==> flow/design.v <==
module JAM (
input CLK,
input RST,
output reg [2:0] W,
output reg [2:0] J,
input [6:0] Cost,
output [3:0] MatchCount,
output [9:0] MinCost,
output Valid );
parameter INIT  = 4'b0000;
parameter COMP  = 4'b0001;
parameter CHAN  = 4'b0010;
parameter FIND  = 4'b0011;
parameter EXCH  = 4'b0100;
parameter REV   = 4'b0101;
parameter GIVE  = 4'b0110;
parameter COUNT = 4'b0111;
parameter VALID = 4'b1000;
reg [3:0] curr_state;
reg [3:0] next_state;
parameter [0:3*128-1] mapTbl = {3'd7, 3'd6, 3'd5, 3'd6, 3'd4, 3'd6, 3'd5, 3'd6, 3'd3, 3'd6, 3'd5, 3'd6, 3'd4, 3'd6, 3'd5, 3'd6,
                            	3'd2, 3'd6, 3'd5, 3'd6, 3'd4, 3'd6, 3'd5, 3'd6, 3'd3, 3'd6, 3'd5, 3'd6, 3'd4, 3'd6, 3'd5, 3'd6,
                            	3'd1, 3'd6, 3'd5, 3'd6, 3'd4, 3'd6, 3'd5, 3'd6, 3'd3, 3'd6, 3'd5, 3'd6, 3'd4, 3'd6, 3'd5, 3'd6,
                	            3'd2, 3'd6, 3'd5, 3'd6, 3'd4, 3'd6, 3'd5, 3'd6, 3'd3, 3'd6, 3'd5, 3'd6, 3'd4, 3'd6, 3'd5, 3'd6,
                		  	    3'd0, 3'd6, 3'd5, 3'd6, 3'd4, 3'd6, 3'd5, 3'd6, 3'd3, 3'd6, 3'd5, 3'd6, 3'd4, 3'd6, 3'd5, 3'd6,
                			    3'd2, 3'd6, 3'd5, 3'd6, 3'd4, 3'd6, 3'd5, 3'd6, 3'd3, 3'd6, 3'd5, 3'd6, 3'd4, 3'd6, 3'd5, 3'd6,
                			    3'd1, 3'd6, 3'd5, 3'd6, 3'd4, 3'd6, 3'd5, 3'd6, 3'd3, 3'd6, 3'd5, 3'd6, 3'd4, 3'd6, 3'd5, 3'd6,
                				3'd2, 3'd6, 3'd5, 3'd6, 3'd4, 3'd6, 3'd5, 3'd6, 3'd3, 3'd6, 3'd5, 3'd6, 3'd4, 3'd6, 3'd5, 3'd6};
reg [0:6] compare;
reg [3:0] permutation [0:7];
reg [3:0] permutation_rot [0:7];
reg [3:0] permutation_ex [0:7];
reg [1:0] FIND_count;
wire [2:0] rot;
wire done;
reg [3:0] matchcount;
reg [9:0] mincost;
always@(posedge CLK) begin
	if(RST) curr_state <= INIT;
	else    curr_state <= next_state; 
end 
always@(*)begin
	case (curr_state)
	INIT  : next_state = COMP;
	COMP  : next_state = CHAN;  
	CHAN  : next_state = FIND;  
	FIND  : if(FIND_count==2) next_state = EXCH;  
	        else next_state = FIND;
	EXCH  : next_state = REV;  
	REV   : next_state = GIVE;  
	GIVE  : next_state = COUNT;
	COUNT : if(done) next_state = VALID;
			else next_state = COMP;
	VALID : next_state =  INIT;
	default : next_state = INIT;
	endcase
end
reg [3:0] count;
reg [9:0] cost;
reg start;
always@(posedge CLK) begin
	if(RST) start <= 0;
	else if(~RST) start <= 1;
	else start <= start;
end 
always@(posedge CLK) begin
	if(RST) begin
		W <= 0;
		J <= 0;
		count <= 1;
	end
	else begin
		W <= count >= 8 ? 0 : count;
		J <= permutation[count >= 8 ? 0 : count];
		if(count == 10) begin
			count <= 2;
			W <= 1;
			J <= permutation[1];
		end
		else begin
			count <= count + 1;
		end
	end
end
always@(posedge CLK) begin
	if(curr_state==INIT) begin
		mincost <= 10'd1023;
		matchcount <= 0;
		cost <= 0;
	end
	else if(start)begin
		cost <= cost + Cost;
		if(count == 10) begin
			if(cost < mincost)begin
				mincost <= cost;
				matchcount <= 1;
			end
			else if(cost == mincost)begin
				matchcount <= matchcount + 1;
			end
			cost <= 0;
		end
	end
end
assign MatchCount = matchcount;
assign MinCost = mincost;
always@(posedge CLK)begin
	if(curr_state == COMP) begin
		compare[6] <= permutation[6] < permutation[7];
		compare[5] <= permutation[5] < permutation[6];
		compare[4] <= permutation[4] < permutation[5];
		compare[3] <= permutation[3] < permutation[4];
		compare[2] <= permutation[2] < permutation[3];
		compare[1] <= permutation[1] < permutation[2];
		compare[0] <= permutation[0] < permutation[1];
	end
end
assign rot = mapTbl[compare*3+:3];
always @(posedge CLK) begin
	if(curr_state == CHAN) begin
  		permutation_rot[0] <= 0<=rot || (0>rot && permutation[0]<permutation[rot]) ? 8 : permutation[0];
  		permutation_rot[1] <= 1<=rot || (1>rot && permutation[1]<permutation[rot]) ? 8 : permutation[1];
  		permutation_rot[2] <= 2<=rot || (2>rot && permutation[2]<permutation[rot]) ? 8 : permutation[2];
  		permutation_rot[3] <= 3<=rot || (3>rot && permutation[3]<permutation[rot]) ? 8 : permutation[3];
  		permutation_rot[4] <= 4<=rot || (4>rot && permutation[4]<permutation[rot]) ? 8 : permutation[4];
  		permutation_rot[5] <= 5<=rot || (5>rot && permutation[5]<permutation[rot]) ? 8 : permutation[5];
  		permutation_rot[6] <= 6<=rot || (6>rot && permutation[6]<permutation[rot]) ? 8 : permutation[6];
  		permutation_rot[7] <= 7<=rot || (7>rot && permutation[7]<permutation[rot]) ? 8 : permutation[7];
  	end
end
reg [2:0] minIdx1;
reg [2:0] minIdx2;
reg [2:0] minIdx3;
reg [2:0] minIdx4;
reg [2:0] minIdx11;
reg [2:0] minIdx22;
reg [2:0] minIdx;
always@(posedge CLK)begin
	if(curr_state==INIT) begin
		FIND_count <= 0;
	end
	if(curr_state==FIND && FIND_count==0)begin
		minIdx4 <= permutation_rot[7] > permutation_rot[6] ? 6 : 7;
		minIdx3 <= permutation_rot[5] > permutation_rot[4] ? 4 : 5;
		minIdx2 <= permutation_rot[3] > permutation_rot[2] ? 2 : 3;
		minIdx1 <= permutation_rot[1] > permutation_rot[0] ? 0 : 1;
		FIND_count <= 1;
	end
	else if(curr_state==FIND && FIND_count==1)begin
		minIdx22 <= permutation_rot[minIdx4] > permutation_rot[minIdx3] ? minIdx3 : minIdx4;
		minIdx11 <= permutation_rot[minIdx2] > permutation_rot[minIdx1] ? minIdx1 : minIdx2;
		FIND_count <= 2;
	end
	else if(curr_state==FIND && FIND_count==2)begin
		minIdx <= permutation_rot[minIdx22] > permutation_rot[minIdx11] ? minIdx11 : minIdx22;
		FIND_count <= 0;
	end
	else begin
		FIND_count <= 0;
	end
end
always@(posedge CLK) begin
	if(curr_state==COMP) begin
		permutation_ex[0] <= permutation[0];
		permutation_ex[1] <= permutation[1];
		permutation_ex[2] <= permutation[2];
		permutation_ex[3] <= permutation[3];
		permutation_ex[4] <= permutation[4];
		permutation_ex[5] <= permutation[5];
		permutation_ex[6] <= permutation[6];
		permutation_ex[7] <= permutation[7];
	end
	else if(curr_state==EXCH) begin
		permutation_ex[rot] <= permutation[minIdx];
		permutation_ex[minIdx] <= permutation[rot];
	end
	else if(curr_state == REV)begin
		if(0>rot)
			permutation_ex[0] <= permutation_ex[7-(0-rot-1)];
		if(1>rot)
			permutation_ex[1] <= permutation_ex[7-(1-rot-1)];
		if(2>rot)
			permutation_ex[2] <= permutation_ex[7-(2-rot-1)];
		if(3>rot)
			permutation_ex[3] <= permutation_ex[7-(3-rot-1)];
		if(4>rot)
			permutation_ex[4] <= permutation_ex[7-(4-rot-1)];
		if(5>rot)
			permutation_ex[5] <= permutation_ex[7-(5-rot-1)];
		if(6>rot)
			permutation_ex[6] <= permutation_ex[7-(6-rot-1)];
		if(7>rot)
			permutation_ex[7] <= permutation_ex[7-(7-rot-1)];
	end
end
always@(posedge CLK)begin
	if(curr_state == INIT) begin
		permutation[0] <= 0;
		permutation[1] <= 1;
		permutation[2] <= 2;
		permutation[3] <= 3;
		permutation[4] <= 4;
		permutation[5] <= 5;
		permutation[6] <= 6;
		permutation[7] <= 7;
	end
	else if(curr_state == GIVE) begin
		permutation[0] <= permutation_ex[0];
		permutation[1] <= permutation_ex[1];
		permutation[2] <= permutation_ex[2];
		permutation[3] <= permutation_ex[3];
		permutation[4] <= permutation_ex[4];
		permutation[5] <= permutation_ex[5];
		permutation[6] <= permutation_ex[6];
		permutation[7] <= permutation_ex[7];
	end
end
assign done = compare==0;
assign Valid = (curr_state == VALID);
endmodule
Subject: tool reports on JAM

Hi,

Step by step through the tools: JAM --
Each step is given for the RTL above and for the edited RTL. "unedited" refers to lines of the RTL above, "edited" to lines of the edited file. "change": "edited" minus "unedited" as printed here. "relative change": 100 x difference / "unedited". Operators carry their Yosys type and port widths (W data, S select, Z words). Library cell names are shortened. The mark -- stands for no value.
Design: top JAM, clock port CLK, library sky130hd, corner tt_025C_1v80

Diff --
Unified diff, file above to edited file. This change comes from a script, not from a designer; no optimisation was intended.
begin of diff
@@ -183,5 +183,5 @@
 			permutation_ex[2] <= permutation_ex[7-(2-rot-1)];
 		if(3>rot)
-			permutation_ex[3] <= permutation_ex[7-(3-rot-1)];
+			permutation_ex[3] <= permutation_ex[7^(3-rot-1)];
 		if(4>rot)
 			permutation_ex[4] <= permutation_ex[7-(4-rot-1)];
end of diff

Word-level counts --
Yosys after proc, flatten, opt, wreduce and memory -nomap, before mapping. Print and check cells are not counted. Equal cells are merged and count once. Yosys's memory passes give these memory sizes; they may raise the number of words (mostly to a power of two), join words into wider ones and drop unused or constant bits.
Storage and ports:
- RAM bits | unedited 32, edited 32, change 0, relative change 0.00%
- word-level cells | unedited 349, edited 349, change 0, relative change 0.00%
- input bits | unedited 9, edited 9, change 0, relative change 0.00%
- register bits after elaboration | unedited 101, edited 101, change 0, relative change 0.00%
- output and inout port bits | unedited 21, edited 21, change 0, relative change 0.00%
- memory cells | unedited 1, edited 1, change 0, relative change 0.00%
Operators by class:
- $mul | unedited 1, edited 1, change 0, relative change 0.00%
- shift operators | unedited 1, edited 1, change 0, relative change 0.00%
- $add $sub $neg | unedited 28, edited 27, change -1, relative change -3.57%
- bitwise operators | unedited 5, edited 6, change +1, relative change +20.00%
- multiplexer cells | unedited 128, edited 128, change 0, relative change 0.00%
- reductions and logical operators | unedited 37, edited 37, change 0, relative change 0.00%
- magnitude comparators | unedited 40, edited 40, change 0, relative change 0.00%
- equality and inequality tests | unedited 75, edited 75, change 0, relative change 0.00%
Operators by type and width:
- $sub A1 B3 Y3 const A | unedited 10, edited 9, change -1, relative change -10.00%
- $not A3 Y3 | unedited 0, edited 1, change +1
Operator kinds equal on both sides are left out: 47.

Depth --
Depth = most cells in a row (Yosys ltp): at word level without a register or memory, in the mapped netlist without a sequential cell, where the memories' decode and read muxes count.
Depth:
- word-level depth | unedited 9, edited 9, change 0, relative change 0.00%
- ABC_AREA | unedited 0, edited 0
- gate-level depth with buffers | unedited 33, edited 35, change +2, relative change +6.06%
- mapped depth without buffers | unedited 26, edited 28, change +2, relative change +7.69%

Mapped cells and area --
The flow's flattened synthesis, as Yosys stat reports it; memories are mapped. The netlist is that of the ABC_AREA named above (0 if unset); the other value can give another one.
Synthesis totals:
- cells in the netlist | unedited 1575, edited 1683, change +108, relative change +6.86%
- chip area (Yosys) (um^2) | unedited 13949.6, edited 14302.5, change +352.9, relative change +2.53%
- sequential area (um^2) | unedited 4043.9, edited 4043.9, change 0.0, relative change 0.00%
- buffer cells | unedited 94, edited 110, change +16, relative change +17.02%
- flip-flop cells | unedited 161, edited 161, change 0, relative change 0.00%
Cells by type:
- nand2_1 | unedited 127, edited 155, change +28, relative change +22.05%
- nor2_1 | unedited 109, edited 132, change +23, relative change +21.10%
- mux2i_1 | unedited 63, edited 85, change +22, relative change +34.92%
- o21ai_0 | unedited 75, edited 96, change +21, relative change +28.00%
- clkbuf_1 | unedited 55, edited 73, change +18, relative change +32.73%
- a221oi_1 | unedited 17, edited 31, change +14, relative change +82.35%
- mux4_2 | unedited 22, edited 10, change -12, relative change -54.55%
- o2111ai_1 | unedited 12, edited 1, change -11, relative change -91.67%
- a21oi_1 | unedited 91, edited 101, change +10, relative change +10.99%
- nand2b_1 | unedited 43, edited 53, change +10, relative change +23.26%
- and2_1 | unedited 16, edited 26, change +10, relative change +62.50%
- a22o_1 | unedited 2, edited 12, change +10, relative change +500.00%
- a211oi_1 | unedited 22, edited 13, change -9, relative change -40.91%
- mux2_2 | unedited 20, edited 29, change +9, relative change +45.00%
- a2111oi_0 | unedited 5, edited 14, change +9, relative change +180.00%
- o31ai_1 | unedited 4, edited 13, change +9, relative change +225.00%
- o22ai_1 | unedited 16, edited 24, change +8, relative change +50.00%
- buf_2 | unedited 19, edited 12, change -7, relative change -36.84%
Cell types equal on both sides are left out: 16. Not every row of either side is listed.

Timing after synthesis --
Source: OpenSTA report_checks on the synthesized netlist (no wires, ideal clock, input and output delay 20% of the period each), path of least setup slack; recovery checks are left aside. Register names are those of the netlist, which keeps one name where synthesis merged equal registers.
Path post-synthesis:
- path kind | unedited register -> register, edited register -> register
- start point | unedited register compare[6], edited register compare[6]
- end point | unedited register permutation_rot[7][1], edited register permutation_rot[7][1]
- stages on the path | unedited 31, edited 33, change +2, relative change +6.45%
- period (ns) | unedited 6.2, edited 6.2, change 0.0, relative change 0.00%
- delay of the path (ns) | unedited 6.792, edited 7.400, change +0.608, relative change +8.95%
- path buffers | unedited 6, edited 8, change +2, relative change +33.33%
- arrival time (ns) | unedited 6.524, edited 7.145, change +0.621, relative change +9.52%
- time at the first pin (ns) | unedited 0.000, edited 0.000, change 0.000
- slack (ns) | unedited -0.592, edited -1.200, change -0.608
- data required time (ns) | unedited 5.932, edited 5.945, change +0.013, relative change +0.22%
- library setup time (ns) | unedited 0.268, edited 0.255, change -0.013
- synthesis period reached (ns) | unedited 6.792, edited 7.4, change +0.608, relative change +8.95%
"delay of the path" = arrival - input delay + setup time. "stages on the path": output pins that drive a net of the path, with the launching flip-flop's if there is one; two outputs of one cell count as two. "synthesis period reached" = period - worst setup slack (recovery checks aside). The figure is calculated, with input and output delays left at 20% of the set period. Between the ends stands the longest chain of elaborated cells between them, by number of cells; it is not shown to be the way that was timed. Of several equally long chains one is given. Each line given opens the expression or statement behind the cell; cells for indexed reads and writes are added by Yosys, which also makes memories of some case tables.
On the way, post-synthesis, unedited: cells stage by stage edfxtp_1 > clkinv_1 > ha_1 > fa_1 > buf_2 > xnor2_2 > nor2_1 > o311a_1 > a2111oi_2 > nor3_1 > o21a_1 > a211o_1 > or3_1 > buf_6 > clkinv_4 > clkbuf_1 > ha_1 > clkbuf_1 > nor2_1 > o221ai_2 > or2_0 > buf_6 > a31o_1 > buf_2 > ha_1 > a21o_1 > a21oi_1 > nor2_1 > or2_2 > a311oi_1 > nor3_1, cells in the longest elaborated chain 9, elaborated cells between the ends (all ways) 18, classes of those cells add/sub: 1; mul: 1; compare: 3; eq/ne: 7; shift: 1; mux: 2; reduce/logical: 3
RTL lines, path post-synthesis, unedited:
- start, declared | line 29 | reg [0:6] compare;
- start, assigned | line 109 | compare[6] <= permutation[6] < permutation[7];
- $mul A7 B2 Y9 | line 118 | assign rot = mapTbl[compare*3+:3];
- $sub A9 B9 Y10
- $shiftx A384 B10 Y3 | line 118
- $eq A3 B3 Y1 | line 128 | permutation_rot[7] <= 7<=rot || (7>rot && permutation[7]<permutation[rot]) ? 8 : permutation[7];
- $pmux W4 S8 | line 128
- $mux W4 | line 120 | if(curr_state == CHAN) begin
- $lt A4 B4 Y1 | line 128
- $logic_and A1 B1 Y1 | line 128
- $logic_or A1 B1 Y1 | line 128
- end, assigned | line 128
- end, declared | line 31 | reg [3:0] permutation_rot [0:7];
On the way, post-synthesis, edited: cells stage by stage edfxtp_1 > clkbuf_1 > clkinv_1 > ha_1 > fa_1 > buf_2 > xnor2_1 > buf_2 > buf_2 > xnor2_1 > o32a_1 > nand4_1 > a2111oi_0 > a31oi_1 > o221ai_1 > a32oi_1 > buf_2 > inv_1 > clkbuf_1 > ha_1 > ha_1 > clkbuf_1 > a211oi_1 > o211ai_2 > or2_1 > buf_4 > nor2_1 > o21bai_2 > ha_1 > a21oi_1 > nor2_1 > or4_1 > and3_1, cells in the longest elaborated chain 9, elaborated cells between the ends (all ways) 18, classes of those cells add/sub: 1; mul: 1; compare: 3; eq/ne: 7; shift: 1; mux: 2; reduce/logical: 3
RTL lines, path post-synthesis, edited:
- start, declared | line 29 | reg [0:6] compare;
- start, assigned | line 109 | compare[6] <= permutation[6] < permutation[7];
- $mul A7 B2 Y9 | line 118 | assign rot = mapTbl[compare*3+:3];
- $sub A9 B9 Y10
- $shiftx A384 B10 Y3 | line 118
- $eq A3 B3 Y1 | line 128 | permutation_rot[7] <= 7<=rot || (7>rot && permutation[7]<permutation[rot]) ? 8 : permutation[7];
- $pmux W4 S8 | line 128
- $mux W4 | line 120 | if(curr_state == CHAN) begin
- $lt A4 B4 Y1 | line 128
- $logic_and A1 B1 Y1 | line 128
- $logic_or A1 B1 Y1 | line 128
- end, assigned | line 128
- end, declared | line 31 | reg [3:0] permutation_rot [0:7];

Timing after layout --
Path of least setup slack in the final report of the runs of pair 1 (OpenROAD, finished layout, wires in). Where an end is a register, its clock arrival counts in the times.
Path after layout:
- path kind | unedited register -> register, edited register -> register
- start point | unedited register compare[4], edited register compare[5]
- end point | unedited register permutation_rot[7][2], edited register permutation_rot[5][2]
- library setup time (ns) | unedited 0.26, edited 0.24, change -0.02
- data required time (ns) | unedited 6.38, edited 6.40, change +0.02, relative change +0.31%
- path buffers | unedited 3, edited 3, change 0, relative change 0.00%
- stages on the path | unedited 27, edited 30, change +3, relative change +11.11%
- period (ns) | unedited 6.2, edited 6.2, change 0.0, relative change 0.00%
- time at the first pin (ns) | unedited 0.43, edited 0.44, change +0.01, relative change +2.33%
- slack (ns) | unedited 0.10, edited 0.09, change -0.01
- arrival time (ns) | unedited 6.28, edited 6.31, change +0.03, relative change +0.48%
Between the ends stands the longest chain of elaborated cells between them, by number of cells; it is not shown to be the way that was timed. Of several equally long chains one is given.
On the way, after layout, unedited: cells stage by stage edfxtp_1 > ha_4 > inv_1 > ha_1 > and2b_2 > o22a_4 > xnor2_2 > buf_4 > or3_1 > a41o_1 > and2_1 > a32oi_2 > nand3_2 > buf_4 > inv_2 > ha_1 > inv_1 > o221ai_2 > or2_1 > buf_4 > mux2i_4 > ha_4 > a21oi_1 > nor2_1 > or2_2 > a311oi_2 > nor3_1, cells in the longest elaborated chain 9, elaborated cells between the ends (all ways) 18, classes of those cells add/sub: 1; mul: 1; compare: 3; eq/ne: 7; shift: 1; mux: 2; reduce/logical: 3
RTL lines, path after layout, unedited:
- start, declared | line 29 | reg [0:6] compare;
- start, assigned | line 111 | compare[4] <= permutation[4] < permutation[5];
- $mul A7 B2 Y9 | line 118 | assign rot = mapTbl[compare*3+:3];
- $sub A9 B9 Y10
- $shiftx A384 B10 Y3 | line 118
- $eq A3 B3 Y1 | line 128 | permutation_rot[7] <= 7<=rot || (7>rot && permutation[7]<permutation[rot]) ? 8 : permutation[7];
- $pmux W4 S8 | line 128
- $mux W4 | line 120 | if(curr_state == CHAN) begin
- $lt A4 B4 Y1 | line 128
- $logic_and A1 B1 Y1 | line 128
- $logic_or A1 B1 Y1 | line 128
- end, assigned | line 128
- end, declared | line 31 | reg [3:0] permutation_rot [0:7];
On the way, after layout, edited: cells stage by stage edfxtp_1 > inv_2 > ha_4 > fa_2 > buf_8 > xnor2_4 > nand2b_1 > mux2i_4 > buf_6 > mux2i_2 > o21ai_2 > a31o_2 > a221oi_4 > nor3_4 > nor2_4 > inv_2 > ha_4 > or2_4 > a211oi_2 > o211ai_2 > or2_4 > mux2i_4 > buf_6 > ha_4 > o21ai_2 > nand2b_1 > a21oi_2 > nor3_2 > a21boi_2 > and2_4, cells in the longest elaborated chain 9, elaborated cells between the ends (all ways) 18, classes of those cells add/sub: 1; mul: 1; compare: 3; eq/ne: 7; shift: 1; mux: 2; reduce/logical: 3
RTL lines, path after layout, edited:
- start, declared | line 29 | reg [0:6] compare;
- start, assigned | line 110 | compare[5] <= permutation[5] < permutation[6];
- $mul A7 B2 Y9 | line 118 | assign rot = mapTbl[compare*3+:3];
- $sub A9 B9 Y10
- $shiftx A384 B10 Y3 | line 118
- $eq A3 B3 Y1 | line 126 | permutation_rot[5] <= 5<=rot || (5>rot && permutation[5]<permutation[rot]) ? 8 : permutation[5];
- $pmux W4 S8 | line 126
- $mux W4 | line 120 | if(curr_state == CHAN) begin
- $lt A4 B4 Y1 | line 126
- $logic_and A1 B1 Y1 | line 126
- $logic_or A1 B1 Y1 | line 126
- end, assigned | line 126
- end, declared | line 31 | reg [3:0] permutation_rot [0:7];

Measured runs --
Runs of the flow (Yosys, OpenROAD) on both versions; the two runs of a pair have the same settings. The constraints put input and output delay at 20% of the set period each and load the outputs with 0.01 pF.
Flow settings, pair 1: period_ns 6.2, CAP_MARGIN 20, CORE_MARGIN 2, CORE_UTILIZATION 40, SLEW_MARGIN 20
Results, pair 1:
- post-route worst hold slack (ns) | unedited 0.474, edited 0.452, change -0.022
- clock period reached (ns) | unedited 6.097, edited 6.105, change +0.008, relative change +0.13%
- area of the die (um^2) | unedited 36383.7, edited 37285.7, change +902.0, relative change +2.48%
- total power of the final layout (mW) | unedited 2.570, edited 2.622, change +0.052, relative change +2.02%
- standard-cell area of the final layout (um^2) | unedited 16363.2, edited 17524.3, change +1161.1, relative change +7.10%
- cell area after synthesis (um^2) | unedited 13949.6, edited 14302.5, change +352.9, relative change +2.53%
- setup slack of the worst path (ns) | unedited 0.103, edited 0.095, change -0.008
- utilization of the finished layout (%) | unedited 47.5, edited 49.5, change +2.0
"clock period reached" = clock period - worst setup slack. The figure is calculated, with input and output delays left at 20% of the set period. "total power of the final layout" rests on the timing tool's default activity at the inputs, not on a simulated workload.

Regards
